==> flow/design.v <==
module i16_mul(
    input signed [15:0] A,
    input signed [15:0] B,
    output signed [31:0] P
);
assign P = A * B;
endmodule
module i18_mul(
    input signed [17:0] A,
    input signed [15:0] B_coef,
    output signed [33:0] P
);
assign P = A * B_coef;
endmodule
module i36_acc(
    input signed [33:0] A,
    input signed [31:0] B,
    input signed [35:0] _Z,
    output signed [35:0] S
);
wire signed [35:0] A_ext = {{2{A[33]}}, A};
wire signed [35:0] B_ext = {{4{B[31]}}, B};
assign S = A_ext + B_ext + _Z;
endmodule
module i36_delay(
    input CLK,
    input RST,
    input signed [35:0] STORE,
    output reg signed [35:0] READ
);
always @ (posedge CLK, negedge RST) begin
    if (!RST) begin
        READ <= 0;
    end else begin
        READ <= STORE;
    end
end
endmodule
module i36_trunc(
    input signed [35:0] A,
    output reg signed [15:0] B_sat,
    output reg signed [17:0] B
);
wire signed [35:0] shifted_inter = (A >>> 14);
wire signed [21:0] shifted = shifted_inter[21:0];
always @(*) begin
    B = $signed(shifted[17:0]);
    if (shifted > 22'sd32767) B_sat = 16'sd32767;
    else if (shifted < -22'sd32768) B_sat = -16'sd32768;
    else B_sat = $signed(shifted[15:0]);
end
endmodule
module i16_biquad(
    input CLK, RST,
    input unsigned [15:0] A,
    output signed [15:0] B,
    input signed [15:0] b_0,
    input signed [15:0] b_1,
    input signed [15:0] b_2,
    input signed [15:0] a_1,
    input signed [15:0] a_2
);
wire signed [17:0] feedback;
wire signed [31:0] P_b0;
wire signed [31:0] P_b1;
wire signed [31:0] P_b2;
wire signed [33:0] P_a1;
wire signed [33:0] P_a2;
wire signed [35:0] S_0;
wire signed [35:0] S_1;
wire signed [35:0] S_2;
wire signed [35:0] Z_0;
wire signed [35:0] Z_1;
i16_mul mul_b0(
    .A(A),
    .B(b_0),
    .P(P_b0)
);
i16_mul mul_b1(
    .A(A),
    .B(b_1),
    .P(P_b1)
);
i16_mul mul_b2(
    .A(A),
    .B(b_2),
    .P(P_b2)
);
i18_mul mul_a1(
    .A(feedback),
    .B_coef(a_1),
    .P(P_a1)
);
i18_mul mul_a2(
    .A(feedback),
    .B_coef(a_2),
    .P(P_a2)
);
i36_acc ACC_0(
    .A(P_a2),
    .B(P_b2),
    ._Z(36'sd0),
    .S(S_0)
);
i36_acc ACC_1(
    .A(P_a1),
    .B(P_b1),
    ._Z(Z_0),
    .S(S_1)
);
i36_acc ACC_2(
    .A(34'sd0),
    .B(P_b0),
    ._Z(Z_1),
    .S(S_2)
);
i36_delay DELAY_0(
    .CLK(CLK),
    .RST(RST),
    .STORE(S_0),
    .READ(Z_0)
);
i36_delay DELAY_1(
    .CLK(CLK),
    .RST(RST),
    .STORE(S_1),
    .READ(Z_1)
);
i36_trunc OUT(
    .A(S_2),
    .B(feedback),
    .B_sat(B)
);
endmodule
* Reports on i16_biquad
What the tools print for i16_biquad, step after step. Lines are those of the file above, counted from 1. A cell with - has no value.
Inputs: top module i16_biquad, clock input CLK, library sky130hd, corner tt_025C_1v80

* Word-level counts
Counts by Yosys on the flattened word-level netlist (proc, flatten, opt, wreduce; memories kept). Register bits leave out memories and registers merged into their read ports (data or address); mux counts leave out enables and synchronous resets folded into registers. Print and check cells are left out. Cells with the same type and inputs are merged into one.
Operators by class: add/sub/neg operators 4, $mul 5, div/mod/pow operators 0, magnitude comparators 2, eq/ne operators 0, shift-type cells 0, muxes and demuxes 2, bitwise logic cells 0, reduce/logical cells 0
Operators with widths (number):
- 16-bit by 16-bit multiplier with 32-bit output | 3
- 18-bit by 16-bit multiplier with 34-bit output | 2
- 34-bit by 32-bit adder with 35-bit output | 2
- 32-bit by 36-bit adder with 36-bit output | 1
- 35-bit by 35-bit adder with 36-bit output | 1
- 16-bit two-way mux | 2
- 22-bit by 16-bit greater-than comparator with 1-bit output with constant B | 1
- 22-bit by 16-bit less-than comparator with 1-bit output with constant B | 1
Bit counts: register bits 71, bits in latches 0, bits in writable memories 0, memory bits (read-only) 0, clocked read ports x word width 0, memories 0, input port bits 98, output and inout bits 16, word-level cells 15

* Depth
Depth = most cells in a row (Yosys ltp): at word level without a register or memory, in the mapped netlist without a sequential cell, where the memories' decode and read muxes count.
Logic depth: word-level depth 5, ABC_AREA 0, gate-level depth with buffers 52

* Netlist
Source: synth_stat.txt of the flow (Yosys; design flattened, memories mapped). It holds for the ABC_AREA given above (unset counts as 0); a run with the other value may have another netlist. Totals and module areas in this step are rounded.
Cell types (number):
- sky130_fd_sc_hd__fa_1 | 1629
- sky130_fd_sc_hd__inv_1 | 1830
- sky130_fd_sc_hd__ha_1 | 402
- sky130_fd_sc_hd__and2_1 | 647
- sky130_fd_sc_hd__nand2_1 | 669
- sky130_fd_sc_hd__dfrtp_1 | 71
- sky130_fd_sc_hd__clkbuf_1 | 218
- sky130_fd_sc_hd__xnor2_1 | 91
- sky130_fd_sc_hd__a21oi_1 | 73
- sky130_fd_sc_hd__a21o_1 | 46
- sky130_fd_sc_hd__nand2b_1 | 45
- sky130_fd_sc_hd__xor2_1 | 27
- sky130_fd_sc_hd__nor2_1 | 51
- sky130_fd_sc_hd__o21bai_1 | 18
- sky130_fd_sc_hd__a21oi_2 | 14
- sky130_fd_sc_hd__o21ai_0 | 24
- sky130_fd_sc_hd__o21a_1 | 13
- sky130_fd_sc_hd__nand4_1 | 10
Not listed: further types 56, cells in them 126.
Mapped netlist: mapped cells 6004, synthesis area 57450 µm², sequential area 1777 µm², flip-flop cells 71
By module: a second synthesis without flattening, with its own total; a netlist apart from the flattened one above.
Unflattened totals: cells (unflattened synthesis) 7025, area total of the unflattened synthesis 62630 µm²
Each row is one instance without its submodules.
By module:
- i16_mul | times used 3, cells 1126, area 10040 µm², sequential area 0.0 µm²
- i18_mul | times used 2, cells 1251, area 10980 µm², sequential area 0.0 µm²
- i36_acc | times used 3, cells 337, area 2748 µm², sequential area 0.0 µm²
- i36_delay | times used 2, cells 36, area 900.9 µm², sequential area 900.9 µm²
- i36_trunc | times used 1, cells 61, area 520.5 µm², sequential area 0.0 µm²
- i16_biquad | times used 1, cells 1, area 3.8 µm², sequential area 0.0 µm²

* Timing after synthesis
Path of least setup slack by OpenSTA after synthesis, without wires, with an ideal clock, recovery checks aside; 20% of the period is set as input and as output delay. Where synthesis merged equal registers, the netlist keeps one of their names.
Path post-synthesis: path kind in2reg, start point input port A[15], end point register DELAY_1.READ[32], clock period 16.0 ns, time at the first pin 3.200 ns, arrival time 15.828 ns, required time 15.868 ns, path slack 0.041 ns, path delay 12.760 ns, stages 46, path buffers 3, synthesis period reached 15.959 ns
"path delay" is the arrival time less input delay plus setup time. "stages": output pins that drive a net of the path, with the launching flip-flop's if there is one; two outputs of one cell count as two. "synthesis period reached" is the clock period less the worst setup slack; recovery checks do not enter. This is arithmetic on one report: input and output delays are still those of the set period (20% each). The rows between start and end are the longest chain of elaborated cells between them; the timing report does not say that the signal goes this way. Where chains are equally long, one stands for them. A line is the first line of the expression or statement that the cell stems from. Yosys adds cells for indexed reads and writes and turns some case tables into memories.
Between the ends, post-synthesis: cell sequence sky130_fd_sc_hd__clkbuf_1 sky130_fd_sc_hd__clkbuf_1 sky130_fd_sc_hd__nand2_1 sky130_fd_sc_hd__fa_1 sky130_fd_sc_hd__inv_1 sky130_fd_sc_hd__fa_1 sky130_fd_sc_hd__inv_1 sky130_fd_sc_hd__fa_1 sky130_fd_sc_hd__fa_1 sky130_fd_sc_hd__inv_1 sky130_fd_sc_hd__fa_1 sky130_fd_sc_hd__inv_1 sky130_fd_sc_hd__fa_1 sky130_fd_sc_hd__inv_1 sky130_fd_sc_hd__ha_1 sky130_fd_sc_hd__clkbuf_1 sky130_fd_sc_hd__a21o_1 sky130_fd_sc_hd__a21oi_1 [... 10 more ...] sky130_fd_sc_hd__inv_1 sky130_fd_sc_hd__fa_1 sky130_fd_sc_hd__inv_1 sky130_fd_sc_hd__fa_1 sky130_fd_sc_hd__inv_1 sky130_fd_sc_hd__fa_1 sky130_fd_sc_hd__inv_1 sky130_fd_sc_hd__fa_1 sky130_fd_sc_hd__inv_1 sky130_fd_sc_hd__ha_1 sky130_fd_sc_hd__a21o_1 sky130_fd_sc_hd__a21o_1 sky130_fd_sc_hd__a21oi_1 sky130_fd_sc_hd__o21ai_1 sky130_fd_sc_hd__a311o_1 sky130_fd_sc_hd__a2111oi_2 sky130_fd_sc_hd__nor3_1 sky130_fd_sc_hd__xor2_1, length of the longest elaborated chain 5, elaborated cells between the ends (all ways) 6, RTL lines with such cells 3, classes of those cells add/sub (3); mul (3)
RTL lines, path post-synthesis:
- start: declaration | RTL line 55 | input unsigned [15:0] A,
- 16-bit by 16-bit multiplier with 32-bit output | RTL line 6 | assign P = A * B;
- 32-bit by 36-bit adder with 36-bit output | RTL line 23 | assign S = A_ext + B_ext + _Z;
- 18-bit by 16-bit multiplier with 34-bit output | RTL line 13 | assign P = A * B_coef;
- 34-bit by 32-bit adder with 35-bit output | RTL line 23
- 35-bit by 35-bit adder with 36-bit output | RTL line 23
- end: assignment | RTL line 33 | READ <= 0;
- end: assignment | RTL line 35 | READ <= STORE;
- end: declaration | RTL line 29 | output reg signed [35:0] READ

* Worst path after layout
From the final timing report of run 1: the path of least setup slack in the routed layout; clock arrival at registers is part of the times.
Path after layout: path kind in2reg, start point input port b_0[3], end point register DELAY_0.READ[34], clock period 17.1 ns, time at the first pin 3.42 ns, arrival time 17.87 ns, required time 17.41 ns, path slack -0.47 ns, stages 49, path buffers 3
The rows between start and end are the longest chain of elaborated cells between them; the timing report does not say that the signal goes this way. Where chains are equally long, one stands for them.
Between the ends, after layout: cell sequence sky130_fd_sc_hd__clkdlybuf4s50_1 sky130_fd_sc_hd__and2_1 sky130_fd_sc_hd__fa_1 sky130_fd_sc_hd__inv_1 sky130_fd_sc_hd__fa_1 sky130_fd_sc_hd__fa_1 sky130_fd_sc_hd__inv_1 sky130_fd_sc_hd__fa_1 sky130_fd_sc_hd__fa_1 sky130_fd_sc_hd__inv_1 sky130_fd_sc_hd__fa_1 sky130_fd_sc_hd__inv_1 sky130_fd_sc_hd__ha_1 sky130_fd_sc_hd__nor2_1 sky130_fd_sc_hd__nor3b_1 sky130_fd_sc_hd__a32o_1 sky130_fd_sc_hd__a21oi_4 sky130_fd_sc_hd__o311a_2 [... 13 more ...] sky130_fd_sc_hd__inv_1 sky130_fd_sc_hd__fa_1 sky130_fd_sc_hd__fa_1 sky130_fd_sc_hd__inv_1 sky130_fd_sc_hd__fa_1 sky130_fd_sc_hd__inv_1 sky130_fd_sc_hd__ha_1 sky130_fd_sc_hd__and3_1 sky130_fd_sc_hd__nand2_1 sky130_fd_sc_hd__nor4_1 sky130_fd_sc_hd__o211ai_1 sky130_fd_sc_hd__o21ai_0 sky130_fd_sc_hd__buf_4 sky130_fd_sc_hd__o221ai_1 sky130_fd_sc_hd__buf_4 sky130_fd_sc_hd__o2111ai_1 sky130_fd_sc_hd__a21oi_1 sky130_fd_sc_hd__xnor2_1, length of the longest elaborated chain 4, elaborated cells between the ends (all ways) 4, RTL lines with such cells 3, classes of those cells add/sub (2); mul (2)
RTL lines, path after layout:
- start: declaration | RTL line 57 | input signed [15:0] b_0,
- 16-bit by 16-bit multiplier with 32-bit output | RTL line 6 | assign P = A * B;
- 32-bit by 36-bit adder with 36-bit output | RTL line 23 | assign S = A_ext + B_ext + _Z;
- 18-bit by 16-bit multiplier with 34-bit output | RTL line 13 | assign P = A * B_coef;
- 34-bit by 32-bit adder with 35-bit output | RTL line 23
- end: assignment | RTL line 33 | READ <= 0;
- end: assignment | RTL line 35 | READ <= STORE;
- end: declaration | RTL line 29 | output reg signed [35:0] READ

Ticket comment

Top module i16_biquad; platform sky130hd; tools Yosys and OpenROAD; 5 stored runs in no particular order. Input and output delays are each 20% of the period that was set; the output load is 0.01 pF.
By "achieved clock period" is meant the clock period of the run minus its worst setup slack. This is arithmetic on one report: input and output delays are still those of the set period (20% each).
"allowed time less slack (worst setup path)": the worst setup path's part of the clock period (all of it between registers, 20% less for each end at a port) less its slack. A launch clock that arrives late makes it longer, a capture clock that arrives late makes it shorter.
Results are given in rounded form.

* Run 1 | settings: CAP_MARGIN 25; CELL_PAD_IN_SITES_GLOBAL_PLACEMENT 3; CORE_ASPECT_RATIO 0.86; CORE_UTILIZATION 33; CTS_CLUSTER_DIAMETER 261; GPL_ROUTABILITY_DRIVEN 0; PLACE_DENSITY_LB_ADDON 0.16; SETUP_SLACK_MARGIN -1.2; SLEW_MARGIN 40; period_ns 17.1; CORE_MARGIN 2 | results: std-cell area (final layout) 62450 µm²; post-layout utilization 0.362; lowest hold slack 0.752 ns; chip area in the Yosys report 57450 µm²; allowed time less slack (worst setup path) 14.15 ns; critical path type in2reg; achieved clock period 17.565 ns; total negative slack on setup checks -1.470 ns; die footprint 177500 µm²; setup slack of the worst path -0.465 ns
* Run 2 | settings: CAP_MARGIN 10; CELL_PAD_IN_SITES_DETAIL_PLACEMENT 2; CORE_ASPECT_RATIO 1.79; CORE_MARGIN 9; CORE_UTILIZATION 40; CTS_CLUSTER_DIAMETER 335; CTS_CLUSTER_SIZE 88; GPL_TIMING_DRIVEN 1; SETUP_SLACK_MARGIN 2.27; SLEW_MARGIN 35; TNS_END_PERCENT 45; period_ns 10.1 | no results, routing failed with GRT-0116
* Run 3 | settings: ABC_AREA 1; CAP_MARGIN 20; CELL_PAD_IN_SITES_DETAIL_PLACEMENT 2; CELL_PAD_IN_SITES_GLOBAL_PLACEMENT 0; CORE_ASPECT_RATIO 0.94; CORE_MARGIN 7; CORE_UTILIZATION 68; CTS_CLUSTER_DIAMETER 150; GPL_ROUTABILITY_DRIVEN 1; GPL_TIMING_DRIVEN 0; MIN_ROUTING_LAYER met2; PLACE_DENSITY_LB_ADDON 0.06; SETUP_SLACK_MARGIN 0.36; TNS_END_PERCENT 100; period_ns 15.3; SLEW_MARGIN 20 | no results, placement failed with DPL-0033
* Run 4 | settings: CAP_MARGIN 20; CELL_PAD_IN_SITES_DETAIL_PLACEMENT 2; CELL_PAD_IN_SITES_GLOBAL_PLACEMENT 1; CORE_ASPECT_RATIO 0.94; CORE_MARGIN 7; CORE_UTILIZATION 18; GPL_ROUTABILITY_DRIVEN 1; GPL_TIMING_DRIVEN 1; HOLD_SLACK_MARGIN 0.26; PLACE_DENSITY_LB_ADDON 0.06; SETUP_SLACK_MARGIN 0.36; TNS_END_PERCENT 65; period_ns 23.7; SLEW_MARGIN 20 | results: std-cell area (final layout) 64360 µm²; total negative slack on setup checks 0.000 ns; die footprint 335200 µm²; chip area in the Yosys report 57450 µm²; lowest hold slack 0.678 ns; achieved clock period 20.357 ns; post-layout utilization 0.203; setup slack of the worst path 3.343 ns; allowed time less slack (worst setup path) 15.62 ns; critical path type in2reg
* Run 5 | settings: CORE_ASPECT_RATIO 1.79; CORE_UTILIZATION 40; CTS_CLUSTER_DIAMETER 335; GPL_TIMING_DRIVEN 0; period_ns 16.0; CAP_MARGIN 20; CORE_MARGIN 2; SLEW_MARGIN 20 | results: total negative slack on setup checks 0.000 ns; chip area in the Yosys report 57450 µm²; achieved clock period 15.956 ns; lowest hold slack 0.621 ns; post-layout utilization 0.454; setup slack of the worst path 0.044 ns; allowed time less slack (worst setup path) 12.76 ns; critical path type in2reg; die footprint 146800 µm²; std-cell area (final layout) 65030 µm²
